==> flow/design.v <==
module PC(
	input CLK,
	input RST,
	input EN,
	input [15:0] NEXT,
	output reg [15:0] ADDR
);
always @(posedge CLK) begin
	if (RST)
		ADDR <= 16'd0;
	else if (EN)
		ADDR <= NEXT;
end
endmodule
module DECODER(
	input [15:0] COMMAND,
	output reg [3:0] CAL,
	output reg [1:0] MODE,
	output reg [7:0] IM,
	output reg [3:0] REG_A,
	output reg [3:0] REG_B,
	output reg [3:0] REG_O,
	output reg [1:0] REG_O_TYPE,
	output reg [1:0] JUMP_MODE,  
	output reg REG_WRITE,
	output reg [1:0] SEL,  
	output reg MEM_WRITE,
	output reg INOUT_FLAG
);
always @* begin
	CAL = 4'b0000;
	MODE = 2'b10;
	IM = 8'd0;
	REG_A = 4'd0;
	REG_B = 4'd0;
	REG_O = 4'd0;
	REG_O_TYPE = 2'b11;
	JUMP_MODE = 2'b11;
	REG_WRITE = 1'b0;
	SEL = 2'b00;
	MEM_WRITE = 1'b0;
	INOUT_FLAG = 1'b0;
	if (COMMAND[15] == 1) begin
		CAL[3] = 1'b0;
		CAL[2:0] = COMMAND[14:12];
		MODE = 2'b00;
		IM = COMMAND[7:0];
		REG_A = COMMAND[11:8];
		SEL = 2'b10;
		REG_WRITE = 1;
	end
	else if (COMMAND[14] == 1) begin
		CAL = COMMAND[13:10];
		if (COMMAND[9:8] == 2'b00) begin
			MODE = 2'b00;
			REG_A = COMMAND[7:4];
			REG_B = COMMAND[3:0];
			SEL = 2'b00;
			REG_WRITE = 1;
		end
		else if (COMMAND[9:8] == 2'b01) begin
			MODE = 2'b01;
			REG_A = COMMAND[7:4];
			REG_B = COMMAND[3:0];
			SEL = 2'b00;
			REG_WRITE = 0;
		end
		else if (COMMAND[9:8] == 2'b10) begin
			MODE = 2'b10;
			REG_O_TYPE = COMMAND[13:12];
			INOUT_FLAG = COMMAND[11];
			REG_O = COMMAND[7:4];
			REG_A = COMMAND[3:0];
			SEL = 2'b01;
			REG_WRITE = 1;
		end
		else begin
			MODE = 2'b11;
			REG_A = COMMAND[7:4];
			REG_B = COMMAND[3:0];
			SEL = 2'b00;
			REG_WRITE = COMMAND[10];
			MEM_WRITE = ~COMMAND[10];
		end
	end
	else if (COMMAND[12] == 1) begin
		if (COMMAND[7:4] == 4'b0000) begin
			CAL = 4'b0000;
			MODE = 2'b10;
			SEL = 2'b11;
			JUMP_MODE = COMMAND[9:8];
			if (COMMAND[3:0] == 4'b0000) begin
				REG_A = 4'd12;
				REG_B = 4'd13;
			end
			else begin
				REG_A = 4'd14;
				REG_B = 4'd15;
			end
			REG_WRITE = 0;
		end
		else if (COMMAND[7:4] == 4'b0001) begin
			CAL = 4'b1011;
			MODE = 2'b00;
			REG_A = COMMAND[3:0];
			IM = 8'b00000000;
			SEL = 2'b10;
			REG_WRITE = 1;
		end
		else if (COMMAND[7:4] == 4'b0010) begin
			CAL = 4'b0000;
			MODE = 2'b10;
			REG_O_TYPE = 2'b10;
			REG_O = COMMAND[3:0];
			SEL = 2'b01;
			REG_WRITE = 0;
			JUMP_MODE = 2'b10;
		end
	end
end
endmodule
module REG_DC (
	input CLK,
	input EN,
	input [127:0] REG_R,
	input [1:0] SEL,
	input [3:0] REG_A_ADDR,
	input [3:0] REG_B_ADDR,
	input [3:0] REG_O_ADDR,
	input [7:0] IM,
	output reg [7:0] REG_A,
	output reg [7:0] REG_B
 );
 wire [7:0] REG_A_VALUE = REG_R[REG_A_ADDR*8 +: 8];
 wire [7:0] REG_B_VALUE = REG_R[REG_B_ADDR*8 +: 8];
 always @(posedge CLK) begin
	if (EN) begin
		case (SEL)
			2'b00: begin
				REG_A <= REG_A_VALUE;
				REG_B <= REG_B_VALUE;
			end
			2'b01: begin
				REG_A <= {4'b0000, REG_O_ADDR};
				REG_B <= 8'd0;
			end
			2'b10: begin
				REG_A <= REG_A_VALUE;
				REG_B <= IM;
			end
			2'b11: begin
				REG_A <= {4'b0000, REG_B_ADDR};
				REG_B <= 8'd0;
			end
		endcase
	end
 end
 endmodule
module ALU(
	input CLK,
	input RST,
	input EN,
	input KILL,
	input [7:0] IN_A,
	input [7:0] IN_B,
	input [3:0] CAL,
	input [1:0] MODE,
	output [7:0] OUT,
	output C_OUT,
	output reg F_OUT
);
reg [8:0] RESULT;
assign C_OUT = RESULT[8];
assign OUT = RESULT[7:0];
wire C_IN = RESULT[8];
always @(posedge CLK) begin
	if (RST) begin
		RESULT <= 9'd0;
		F_OUT <= 1'b0;
	end
	else if (EN) begin
		if (KILL) begin
			RESULT <= 9'd0;
			F_OUT <= 1'b0;
		end
		else begin
			case (MODE)
				2'b00: begin
					case (CAL)
						4'b0000: RESULT <= IN_A + IN_B;
						4'b0001: RESULT <= IN_A - IN_B;
						4'b0010: RESULT <= $signed(IN_A) * $signed(IN_B);
						4'b0011: RESULT <= IN_A << IN_B;
						4'b0100: RESULT <= IN_A >> IN_B;
						4'b0101: RESULT <= IN_A & IN_B;
						4'b0110: RESULT <= IN_A | IN_B;
						4'b0111: RESULT <= IN_A ^ IN_B;
						4'b1000: RESULT <= $unsigned(IN_A) * $unsigned(IN_B);
						4'b1001: RESULT <= IN_A + IN_B + C_IN;
						4'b1010: RESULT <= IN_A - IN_B - C_IN;
						4'b1011: RESULT <= ~IN_A;
						default: RESULT <= 9'b000000000;
					endcase
					F_OUT <= 0;
				end
				2'b01: begin
					case (CAL)
						4'b0000: F_OUT <= IN_A == IN_B;
						4'b0001: F_OUT <= IN_A != IN_B;
						4'b0010: F_OUT <= IN_A < IN_B;
						4'b0011: F_OUT <= IN_A > IN_B;
						4'b0100: F_OUT <= IN_A <= IN_B;
						4'b0101: F_OUT <= IN_A >= IN_B;
						default: F_OUT <= 0;
					endcase
					RESULT <= 9'b000000000;
				end
				default: begin
					F_OUT <= 0;
					RESULT <= {1'b0, IN_A};
				end
			endcase
		end
	end
end
endmodule
module MEM(
	input CLK,
	input EN,
	input KILL,
	input [7:0] REG_A,
	input [7:0] REG_B,
	input [7:0] ADDR,
	input [1:0] MODE,
	input MEM_WRITE,
	output reg [7:0] Q
);
reg [7:0] MEM [255:0];
always @(posedge CLK) begin
	if (EN) begin
		if (MODE == 2'b11) begin
			if (MEM_WRITE) begin
				if (!KILL)
					MEM[REG_B] <= REG_A;
			end
			else
				Q <= MEM[REG_B];
		end
		else
			Q <= ADDR;
	end
end
endmodule
module REG_WB(
	input CLK,
	input RST,
	input EN,
	input REG_WRITE,
	input F_FLAG,
	input INOUT_FLAG,
	input [7:0] INT_FLAG_OUT,
	input [15:0] PC,
	input [3:0] REG_A_ADDR,
	input [1:0] MODE,
	input [1:0] JUMP_MODE,
	input [1:0] REG_O_TYPE,
	input [7:0] DATA,
	input [31:0] INPUT,
	output reg [15:0] NEXT,
	output [127:0] REG_R_OUT,
	output [63:0] REG_IO_OUT,
	output [63:0] REG_INT_FLAG_OUT,
	output INT_PROCESS
);
reg [7:0]  REG_R  [15:0];
reg [7:0]  REG_IO [7:0];
reg [23:0] REG_INT [7:0];
reg INT_FLAG;
reg [15:0] INT_PREV_PC;
assign INT_PROCESS = INT_FLAG;
genvar g;
generate
	for (g = 0; g < 16; g = g + 1) begin : gen_r
		assign REG_R_OUT[g*8 +: 8] = REG_R[g];
	end
	for (g = 0; g < 8; g = g + 1) begin : gen_io
		assign REG_IO_OUT[g*8 +: 8] = REG_IO[g];
		assign REG_INT_FLAG_OUT[g*8 +: 8] = REG_INT[g][23:16];
	end
endgenerate
wire [7:0] IO_READ = DATA[2] ? INPUT[DATA[1:0]*8 +: 8] : REG_IO[DATA[2:0]];
integer i;
always @(posedge CLK) begin
	if (RST) begin
		NEXT <= 16'd0;
		INT_FLAG <= 1'b0;
		INT_PREV_PC <= 16'd0;
		for (i = 0; i < 16; i = i + 1)
			REG_R[i] <= 8'd0;
		for (i = 0; i < 8; i = i + 1) begin
			REG_IO[i] <= 8'd0;
			REG_INT[i] <= 24'd0;
		end
	end
	else if (EN) begin
		if ((INT_FLAG_OUT != 8'b0) & !INT_FLAG) begin
			INT_FLAG <= 1;
			if (INT_FLAG_OUT[0])
				NEXT <= REG_INT[0][15:0];
			else if (INT_FLAG_OUT[1])
				NEXT <= REG_INT[1][15:0];
			else if (INT_FLAG_OUT[2])
				NEXT <= REG_INT[2][15:0];
			else if (INT_FLAG_OUT[3])
				NEXT <= REG_INT[3][15:0];
			else if (INT_FLAG_OUT[4])
				NEXT <= REG_INT[4][15:0];
			else if (INT_FLAG_OUT[5])
				NEXT <= REG_INT[5][15:0];
			else if (INT_FLAG_OUT[6])
				NEXT <= REG_INT[6][15:0];
			else
				NEXT <= REG_INT[7][15:0];
			INT_PREV_PC <= PC;
		end
		else if (REG_WRITE) begin
			case (MODE)
				2'b00: REG_R[REG_A_ADDR] <= DATA;
				2'b11: REG_R[REG_A_ADDR] <= DATA;
				2'b10: begin
					REG_IO[4] <= INPUT[7:0];
					REG_IO[5] <= INPUT[15:8];
					REG_IO[6] <= INPUT[23:16];
					REG_IO[7] <= INPUT[31:24];
					case (REG_O_TYPE)
						2'b00: begin
							if (INOUT_FLAG)
								REG_R[REG_A_ADDR] <= IO_READ;
							else
								REG_IO[DATA[2:0]] <= REG_R[REG_A_ADDR];
						end
						2'b01: begin
							if (REG_A_ADDR == 4'd0) begin
								REG_INT[DATA[2:0]][15:8] <= REG_R[12];
								REG_INT[DATA[2:0]][7:0] <= REG_R[13];
							end
							else begin
								REG_INT[DATA[2:0]][15:8] <= REG_R[14];
								REG_INT[DATA[2:0]][7:0] <= REG_R[15];
							end
						end
						2'b10: REG_INT[DATA[2:0]][23:16] <= REG_R[REG_A_ADDR];
						default: ;
					endcase
				end
				default: ;
			endcase
			NEXT <= PC + 16'b1;
		end
		else begin
			case (JUMP_MODE)
				2'b00: begin
					NEXT[15:8] <= REG_R[REG_A_ADDR];
					NEXT[7:0] <= REG_R[DATA[3:0]];
				end
				2'b01: begin
					if (F_FLAG) begin
						NEXT[15:8] <= REG_R[REG_A_ADDR];
						NEXT[7:0] <= REG_R[DATA[3:0]];
					end
					else
						NEXT <= PC + 16'b1;
				end
				2'b10: begin
					NEXT <= INT_PREV_PC;
					INT_FLAG <= 0;
				end
				default: NEXT <= PC + 16'b1;
			endcase
		end
	end
end
endmodule
module INPUT_INT(
	input CLK,
	input RST,
	input EN,
	input [7:0] INPUT,
	input [7:0] REG_INT,
	output reg INT_FLAG
);
reg [7:0] PREV_INPUT;
always @(posedge CLK) begin
	if (RST) begin
		INT_FLAG <= 1'b0;
		PREV_INPUT <= 8'd0;
	end
	else if (EN) begin
		if (REG_INT[1:0] == 2'b01)
			INT_FLAG <= |(~PREV_INPUT & INPUT);
		else if (REG_INT[1:0] == 2'b11)
			INT_FLAG <= |(PREV_INPUT & ~INPUT);
		else
			INT_FLAG <= 0;
		PREV_INPUT <= INPUT;
	end
end
endmodule
module TIMER_INT(
	input CLK,
	input RST,
	input EN,
	input [7:0] REG_INT,
	output reg INT_FLAG
);
reg [5:0] TIMER_COUNT;
reg [9:0] CNT;
wire CLK_TIMER = CNT == 10'd999;
always @(posedge CLK) begin
	if (RST) begin
		INT_FLAG <= 1'b0;
		TIMER_COUNT <= 6'd0;
		CNT <= 10'd0;
	end
	else if (EN) begin
		if (REG_INT[0] & (REG_INT[7:2] == TIMER_COUNT) & CLK_TIMER) begin
			INT_FLAG <= 1;
			TIMER_COUNT <= 6'b0;
		end
		else if (CLK_TIMER) begin
			TIMER_COUNT <= TIMER_COUNT + 6'b1;
		end
		else
			INT_FLAG <= 0;
		if (CNT == 10'd999)
			CNT <= 10'd0;
		else
			CNT <= CNT + 10'd1;
	end
end
endmodule
module AYUMU(
	input CLK,
	input RST,
	input [31:0] INPUT,
	output [31:0] OUTPUT,
	output [15:0] IADDR,
	input [15:0] IDATA
);
reg [4:0] CLKS;
always @(posedge CLK) begin
	if (RST)
		CLKS <= 5'b00001;
	else begin
		case (CLKS)
			5'b00001: CLKS <= 5'b00010;
			5'b00010: CLKS <= 5'b00100;
			5'b00100: CLKS <= 5'b01000;
			5'b01000: CLKS <= 5'b10000;
			5'b10000: CLKS <= 5'b00001;
			default: CLKS <= 5'b00001;
		endcase
	end
end
wire EN_DC  = CLKS[0];
wire EN_EX  = CLKS[1];
wire EN_MEM = CLKS[2];
wire EN_WB  = CLKS[3];
wire EN_FT  = CLKS[4];
reg F_FLAG;
always @(posedge CLK) begin
	if (RST)
		F_FLAG <= 1'b0;
	else if (EN_EX)
		F_FLAG <= F_OUT;
end
wire [15:0] NEXT;
wire [15:0] ADDR;
wire [15:0] COMMAND;
wire [3:0] CAL;
wire [1:0] MODE;
wire [7:0] IM;
wire [3:0] REG_A_ADDR;
wire [3:0] REG_B_ADDR;
wire [3:0] REG_O_ADDR;
wire [1:0] REG_O_TYPE;
wire [1:0] JUMP_MODE;
wire REG_WRITE;
wire [1:0] SEL;
wire MEM_WRITE;
wire INOUT_FLAG;
wire [127:0] REG_R;
wire [63:0] REG_IO;
wire [63:0] REG_INT;
wire [7:0] REG_A;
wire [7:0] REG_B;
wire [7:0] INT_FLAG_OUT;
wire [7:0] ALU_OUT;
wire C_OUT;
wire F_OUT;
wire [7:0] DATA;
wire INT_PROCESS;
wire INT_TAKE = (INT_FLAG_OUT != 8'b0) & !INT_PROCESS;
assign OUTPUT[31:0] = REG_IO[31:0];
assign IADDR = ADDR;
assign COMMAND = IDATA;
PC PC(.CLK(CLK), .RST(RST), .EN(EN_FT), .NEXT(NEXT), .ADDR(ADDR));
DECODER DECODER(.COMMAND(COMMAND), .CAL(CAL), .MODE(MODE), .IM(IM), .REG_A(REG_A_ADDR), .REG_B(REG_B_ADDR),
															 .REG_O(REG_O_ADDR), .REG_O_TYPE(REG_O_TYPE), .JUMP_MODE(JUMP_MODE), .REG_WRITE(REG_WRITE),
															 .SEL(SEL), .MEM_WRITE(MEM_WRITE), .INOUT_FLAG(INOUT_FLAG));
REG_DC REG_DC(.CLK(CLK), .EN(EN_DC), .REG_R(REG_R), .SEL(SEL), .REG_A_ADDR(REG_A_ADDR),
													.REG_B_ADDR(REG_B_ADDR), .REG_O_ADDR(REG_O_ADDR), .IM(IM), .REG_A(REG_A), .REG_B(REG_B));
ALU ALU(.CLK(CLK), .RST(RST), .EN(EN_EX), .KILL(INT_TAKE), .IN_A(REG_A), .IN_B(REG_B), .CAL(CAL), .MODE(MODE), .OUT(ALU_OUT), .C_OUT(C_OUT), .F_OUT(F_OUT));
MEM MEM(.CLK(CLK), .EN(EN_MEM), .KILL(INT_TAKE), .REG_A(REG_A), .REG_B(REG_B), .ADDR(ALU_OUT), .MODE(MODE), .MEM_WRITE(MEM_WRITE), .Q(DATA));
REG_WB REG_WB(.CLK(CLK), .RST(RST), .EN(EN_WB), .REG_WRITE(REG_WRITE), .F_FLAG(F_FLAG), .INOUT_FLAG(INOUT_FLAG), .INT_FLAG_OUT(INT_FLAG_OUT), .PC(ADDR), .REG_A_ADDR(REG_A_ADDR), .MODE(MODE),
													  .JUMP_MODE(JUMP_MODE), .REG_O_TYPE(REG_O_TYPE), .DATA(DATA), .INPUT(INPUT), .NEXT(NEXT), .REG_R_OUT(REG_R), .REG_IO_OUT(REG_IO), .REG_INT_FLAG_OUT(REG_INT), .INT_PROCESS(INT_PROCESS));
INPUT_INT INPUT_0(.CLK(CLK), .RST(RST), .EN(EN_WB), .INPUT(INPUT[7:0]), .REG_INT(REG_INT[7:0]), .INT_FLAG(INT_FLAG_OUT[0]));
INPUT_INT INPUT_1(.CLK(CLK), .RST(RST), .EN(EN_WB), .INPUT(INPUT[15:8]), .REG_INT(REG_INT[15:8]), .INT_FLAG(INT_FLAG_OUT[1]));
INPUT_INT INPUT_2(.CLK(CLK), .RST(RST), .EN(EN_WB), .INPUT(INPUT[23:16]), .REG_INT(REG_INT[23:16]), .INT_FLAG(INT_FLAG_OUT[2]));
INPUT_INT INPUT_3(.CLK(CLK), .RST(RST), .EN(EN_WB), .INPUT(INPUT[31:24]), .REG_INT(REG_INT[31:24]), .INT_FLAG(INT_FLAG_OUT[3]));
TIMER_INT TIMER_0 (.CLK(CLK), .RST(RST), .EN(EN_WB), .REG_INT(REG_INT[39:32]), .INT_FLAG(INT_FLAG_OUT[4]));
TIMER_INT TIMER_1 (.CLK(CLK), .RST(RST), .EN(EN_WB), .REG_INT(REG_INT[47:40]), .INT_FLAG(INT_FLAG_OUT[5]));
TIMER_INT TIMER_2 (.CLK(CLK), .RST(RST), .EN(EN_WB), .REG_INT(REG_INT[55:48]), .INT_FLAG(INT_FLAG_OUT[6]));
TIMER_INT TIMER_3 (.CLK(CLK), .RST(RST), .EN(EN_WB), .REG_INT(REG_INT[63:56]), .INT_FLAG(INT_FLAG_OUT[7]));
endmodule
### From RTL to reports: AYUMU

The steps from the RTL of AYUMU to its reports follow in flow order.
Line numbers count from 1 in the design file above.
Cell names lack the library's common part.
The mark n/a stands for no value.

| inputs | value |
|---|---|
| top module | AYUMU |
| clock | CLK |
| library | sky130hd |
| library corner | tt_025C_1v80 |

### Elaborated design

Counts by Yosys on the flattened word-level netlist (proc, flatten, opt, wreduce; memories kept). Print and check cells are left out.
Memory sizes are those after Yosys's memory passes, which may raise the word count (mostly to a power of two), join words into wider ones and drop unused or constant bits.

| bit counts | value |
|---|---|
| output and inout port bits | 48 |
| bits in registers | 193 |
| input bits | 50 |
| memories kept | 4 |
| word-level cells | 488 |
| bits in writable memories | 2,432 |

| cells by class | value |
|---|---|
| reductions and logical operators | 37 |
| multiply operators | 2 |
| bitwise gates (word level) | 36 |
| magnitude comparators | 4 |
| shifts and indexed selects | 5 |
| equal/unequal tests | 53 |
| $add $sub $neg | 13 |
| multiplexer cells | 302 |

Memory list:

| name | words | width | line | text |
|---|---|---|---|---|
| MEM.MEM | 256 | 8 | 238 | `reg [7:0] MEM [255:0];` |
| REG_WB.REG_INT | 8 | 24 | 277 | `reg [23:0] REG_INT [7:0];` |
| REG_WB.REG_R | 16 | 8 | 275 | `reg [7:0]  REG_R  [15:0];` |
| REG_WB.REG_IO | 8 | 8 | 276 | `reg [7:0]  REG_IO [7:0];` |

Operators with widths:

| cell | count |
|---|---|
| 24-bit two-way mux | 34 |
| 8-bit two-way mux | 82 |
| 128-bit by 8-bit variable part select with 8-bit output | 2 |
| 8-bit by 8-bit multiplier with 9-bit output | 2 |
| 4-bit two-way mux | 29 |
| 9-bit case mux with 12-bit select | 1 |
| 1-bit two-way mux | 98 |
| 8-bit case mux with 3-bit select | 4 |
| 8-bit bitwise AND | 9 |
| 8-bit inverter | 8 |
| 8-bit OR reduction | 8 |
| 2-bit two-way mux | 28 |
| 6-bit two-way mux | 8 |
| 10-bit by 1-bit adder with 10-bit output (second input constant) | 4 |
| 10-bit equality test (second input constant) | 4 |
| 10-bit two-way mux | 4 |
| 32-bit by 6-bit variable part select with 8-bit output | 1 |
| 3-bit two-way mux | 9 |
| 6-bit by 1-bit adder with 6-bit output (second input constant) | 4 |
| 6-bit equality test | 4 |
| 2-bit equality test (second input constant) | 11 |
| 2-bit AND reduction | 10 |
| 5-bit case mux with 4-bit select | 1 |
| 2-bit by 1-bit equality test with 1-bit output (second input constant) | 9 |
| 9-bit case mux with 2-bit select | 1 |
| 16-bit by 1-bit adder with 16-bit output (second input constant) | 1 |
| 4-bit by 3-bit equality test with 1-bit output (second input constant) | 4 |
| 4-bit equality test (second input constant) | 4 |

Other operator kinds: 36; their cells: 68.

### Longest topological paths

Longest topological path by Yosys (ltp), each cell counted once; first at word level (registers and memories cut), then after technology mapping (sequential cells cut; the memories' decode and read muxes count).

| depth | value |
|---|---|
| depth after elaboration | 15 |
| ABC_AREA | 0 |
| mapped depth | 20 |
| mapped depth without buffers | 18 |

### After synthesis

The flow's flattened synthesis, as Yosys stat reports it; memories are mapped. The netlist is that of the ABC_AREA named above (0 if unset); the other value can give another one.

| mapped netlist | value |
|---|---|
| buffer cells | 402 |
| flip-flops | 2,609 |
| cells in the netlist | 6,659 |
| sequential part of the area | 76,533.4 um^2 |
| chip area (Yosys) | 112,684.3 um^2 |

Cell types:

| cell | count | area in all (um^2) |
|---|---|---|
| edfxtp_1 | 2,428 | 7.29E+04 |
| mux4_2 | 676 | 1.52E+04 |
| dfxtp_1 | 181 | 3.62E+03 |
| nor2_1 | 860 | 3.23E+03 |
| mux2i_1 | 312 | 3.12E+03 |
| nand2_1 | 264 | 990.95 |
| a21oi_1 | 173 | 865.83 |
| ha_1 | 69 | 863.328 |
| fa_1 | 33 | 660.634 |
| clkbuf_1 | 175 | 656.88 |
| nand3_1 | 119 | 595.571 |
| xor2_1 | 67 | 586.813 |
| xnor2_1 | 64 | 560.538 |
| buf_6 | 49 | 551.779 |
| inv_1 | 147 | 551.779 |
| o21ai_0 | 91 | 455.437 |
| mux4_1 | 17 | 446.678 |
| mux2_2 | 37 | 416.65 |

Other cell types: 91; their cells: 897.
By module: a second synthesis without flattening, with its own total; a netlist apart from the flattened one above.

| second synthesis, totals | value |
|---|---|
| cells (unflattened synthesis) | 7,182 |
| area (unflattened synthesis) | 114,767.6 um^2 |

Rows give one instance, submodules left out.

Modules:

| module | sequential area (um^2) | cells | area (um^2) | times used |
|---|---|---|---|---|
| MEM | 61,739.2 | 3,773 | 79,834.1 | 1 |
| REG_WB | 12,191.7 | 1,746 | 20,548.5 | 1 |
| ALU | 200.2 | 660 | 4,987.3 | 1 |
| TIMER_INT | 340.3 | 95 | 850.8 | 4 |
| REG_DC | 480.5 | 256 | 2,778.9 | 1 |
| INPUT_INT | 180.2 | 49 | 450.4 | 4 |
| DECODER | 0.0 | 97 | 590.6 | 1 |
| PC | 320.3 | 52 | 580.6 | 1 |
| AYUMU | 120.1 | 22 | 242.7 | 1 |

### Timing after synthesis

OpenSTA on the mapped netlist: ideal clock, no wires. The path of least setup slack (recovery checks aside). Input and output delay are each 20% of the period. Register names are those of the netlist, which keeps one name where synthesis merged equal registers.

| timing path post-synthesis | value |
|---|---|
| path type | reg2reg |
| from | reg REG_DC.REG_A[1] |
| to | reg ALU.RESULT[8] |
| arrival | 8.086 ns |
| buffers on the path | 0 |
| data required time | 9.919 ns |
| setup time | 0.081 ns |
| driving pins on the path | 17 |
| period | 10.0 ns |
| setup slack | 1.833 ns |
| delay of the path | 8.167 ns |
| time at the first pin | 0.000 ns |
| synthesis period reached | 8.167 ns |

"delay of the path" is the arrival time less input delay plus setup time.
"driving pins on the path" counts driving pins, that of a launching flip-flop among them; a cell with two outputs on the path counts twice.
"synthesis period reached" is the clock period less the worst setup slack; recovery checks do not enter. This is arithmetic on one report: input and output delays are still those of the set period (20% each).
A register here has more assigning lines than the two given.

| on the way, post-synthesis | value |
|---|---|
| cell sequence | edfxtp_1 > inv_1 > nor2_1 > inv_1 > fa_1 > fa_1 > fa_1 > fa_1 > inv_1 > ha_1 > a21oi_1 > xnor2_1 > xnor2_1 > xnor2_1 > a31oi_1 > o221a_2 > a41oi_1 |

RTL lines, path post-synthesis:

| item | line | text |
|---|---|---|
| start: declaration | 131 | `output reg [7:0] REG_A,` |
| start: assignment | 144 | `REG_A <= {4'b0000, REG_O_ADDR};` |
| start: assignment | 152 | `REG_A <= {4'b0000, REG_B_ADDR};` |
| end: assignment | 190 | `4'b0000: RESULT <= IN_A + IN_B;` |
| end: assignment | 191 | `4'b0001: RESULT <= IN_A - IN_B;` |
| end: declaration | 172 | `reg [8:0] RESULT;` |

Chain of elaborated cells between the ends: none given.

### Path in the finished layout

Path of least setup slack in the final report of run A (OpenROAD, finished layout, wires in). Where an end is a register, its clock arrival counts in the times.

| timing path after layout | value |
|---|---|
| path type | reg2reg |
| from | reg REG_DC.REG_A[5] |
| to | reg ALU.RESULT[8] |
| data required time | 7.73 ns |
| setup time | 0.07 ns |
| driving pins on the path | 19 |
| setup slack | 1.58 ns |
| period | 6.9 ns |
| arrival | 6.15 ns |
| buffers on the path | 1 |
| time at the first pin | 0.89 ns |

A register here has more assigning lines than the two given.

| on the way, after layout | value |
|---|---|
| cell sequence | edfxtp_1 > buf_12 > nand2_1 > inv_1 > ha_1 > fa_1 > inv_1 > fa_1 > fa_1 > inv_1 > ha_1 > a21o_1 > a21oi_2 > xnor2_1 > xnor2_1 > xnor2_1 > a31oi_1 > o221a_2 > a41oi_2 |

RTL lines, path after layout:

| item | line | text |
|---|---|---|
| start: declaration | 131 | `output reg [7:0] REG_A,` |
| start: assignment | 144 | `REG_A <= {4'b0000, REG_O_ADDR};` |
| start: assignment | 152 | `REG_A <= {4'b0000, REG_B_ADDR};` |
| end: assignment | 190 | `4'b0000: RESULT <= IN_A + IN_B;` |
| end: assignment | 191 | `4'b0001: RESULT <= IN_A - IN_B;` |
| end: declaration | 172 | `reg [8:0] RESULT;` |

Chain of elaborated cells between the ends: none given.

Record of 6 stored runs of the RTL-to-layout flow on AYUMU, platform sky130hd. The runs are unordered. Constraints: input delay and output delay 20% of the set period each, output load 0.01 pF.
"worst setup path time" is the time allowed to the run's worst setup path (the clock period less input and output delay, where it has them) less its slack. Clock arrival times count: a late capture clock shortens it, a late launch clock lengthens it.
Settings: n/a = not set for that run.
A result given as n/a is not shown for that run.

| name | run A | run B | run C | run D | run E | run F |
|---|---|---|---|---|---|---|
| CORE_UTILIZATION | 24 | 64 | 64 | 40 | 40 | 37 |
| period_ns | 6.9 | 6.08 | 6.08 | 6.29 | 10.0 | 4.3 |
| CAP_MARGIN | 20 | 35 | 35 | 20 | 20 | 20 |
| CORE_MARGIN | 2 | 2 | 2 | 2 | 2 | 3 |
| SLEW_MARGIN | 20 | 20 | 20 | 5 | 20 | 20 |
| CELL_PAD_IN_SITES_DETAIL_PLACEMENT | n/a | 2 | 2 | n/a | n/a | 1 |
| CTS_CLUSTER_SIZE | n/a | 58 | 68 | 77 | n/a | n/a |
| MAX_ROUTING_LAYER | n/a | met4 | met5 | met5 | n/a | met4 |
| MIN_ROUTING_LAYER | n/a | met1 | met2 | n/a | n/a | met1 |
| PLACE_DENSITY_LB_ADDON | n/a | 0.27 | 0.0 | 0.17 | n/a | 0.27 |
| SETUP_SLACK_MARGIN | n/a | 1.02 | 1.02 | 1.61 | n/a | 0.81 |
| TNS_END_PERCENT | n/a | 5 | 5 | 35 | n/a | 100 |
| GPL_TIMING_DRIVEN | n/a | n/a | 0 | 0 | n/a | n/a |
| ABC_AREA | n/a | n/a | n/a | 0 | n/a | n/a |
| CELL_PAD_IN_SITES_GLOBAL_PLACEMENT | n/a | n/a | n/a | 2 | n/a | n/a |
| CORE_ASPECT_RATIO | n/a | n/a | n/a | 1.61 | n/a | n/a |
| CTS_CLUSTER_DIAMETER | n/a | n/a | n/a | 268 | n/a | n/a |
| area of the synthesized netlist (um^2) | 112,684.3 | n/a | n/a | 112,684.3 | 112,684.3 | 112,684.3 |
| die size (um^2) | 475,017.0 | n/a | n/a | 286,093.0 | 285,974.0 | 311,208.0 |
| post-route utilization (%) | 27.6 | n/a | n/a | 44.7 | 45.2 | 44.1 |
| setup slack of the worst path (ns) | 1.575 | n/a | n/a | 1.126 | 3.272 | -0.064 |
| total negative setup slack (ns) | 0.000 | n/a | n/a | 0.000 | 0.000 | -0.064 |
| worst hold slack after layout (ns) | 0.457 | n/a | n/a | 0.479 | 0.457 | 0.309 |
| worst setup path time (ns) | 5.33 | n/a | n/a | 3.91 | 4.73 | 4.36 |
| worst setup path kind | reg2reg | n/a | n/a | in2reg | in2reg | reg2reg |

Run B: did not finish, placement stopped with DPL-0033
Run C: did not finish, placement stopped with DPL-0033
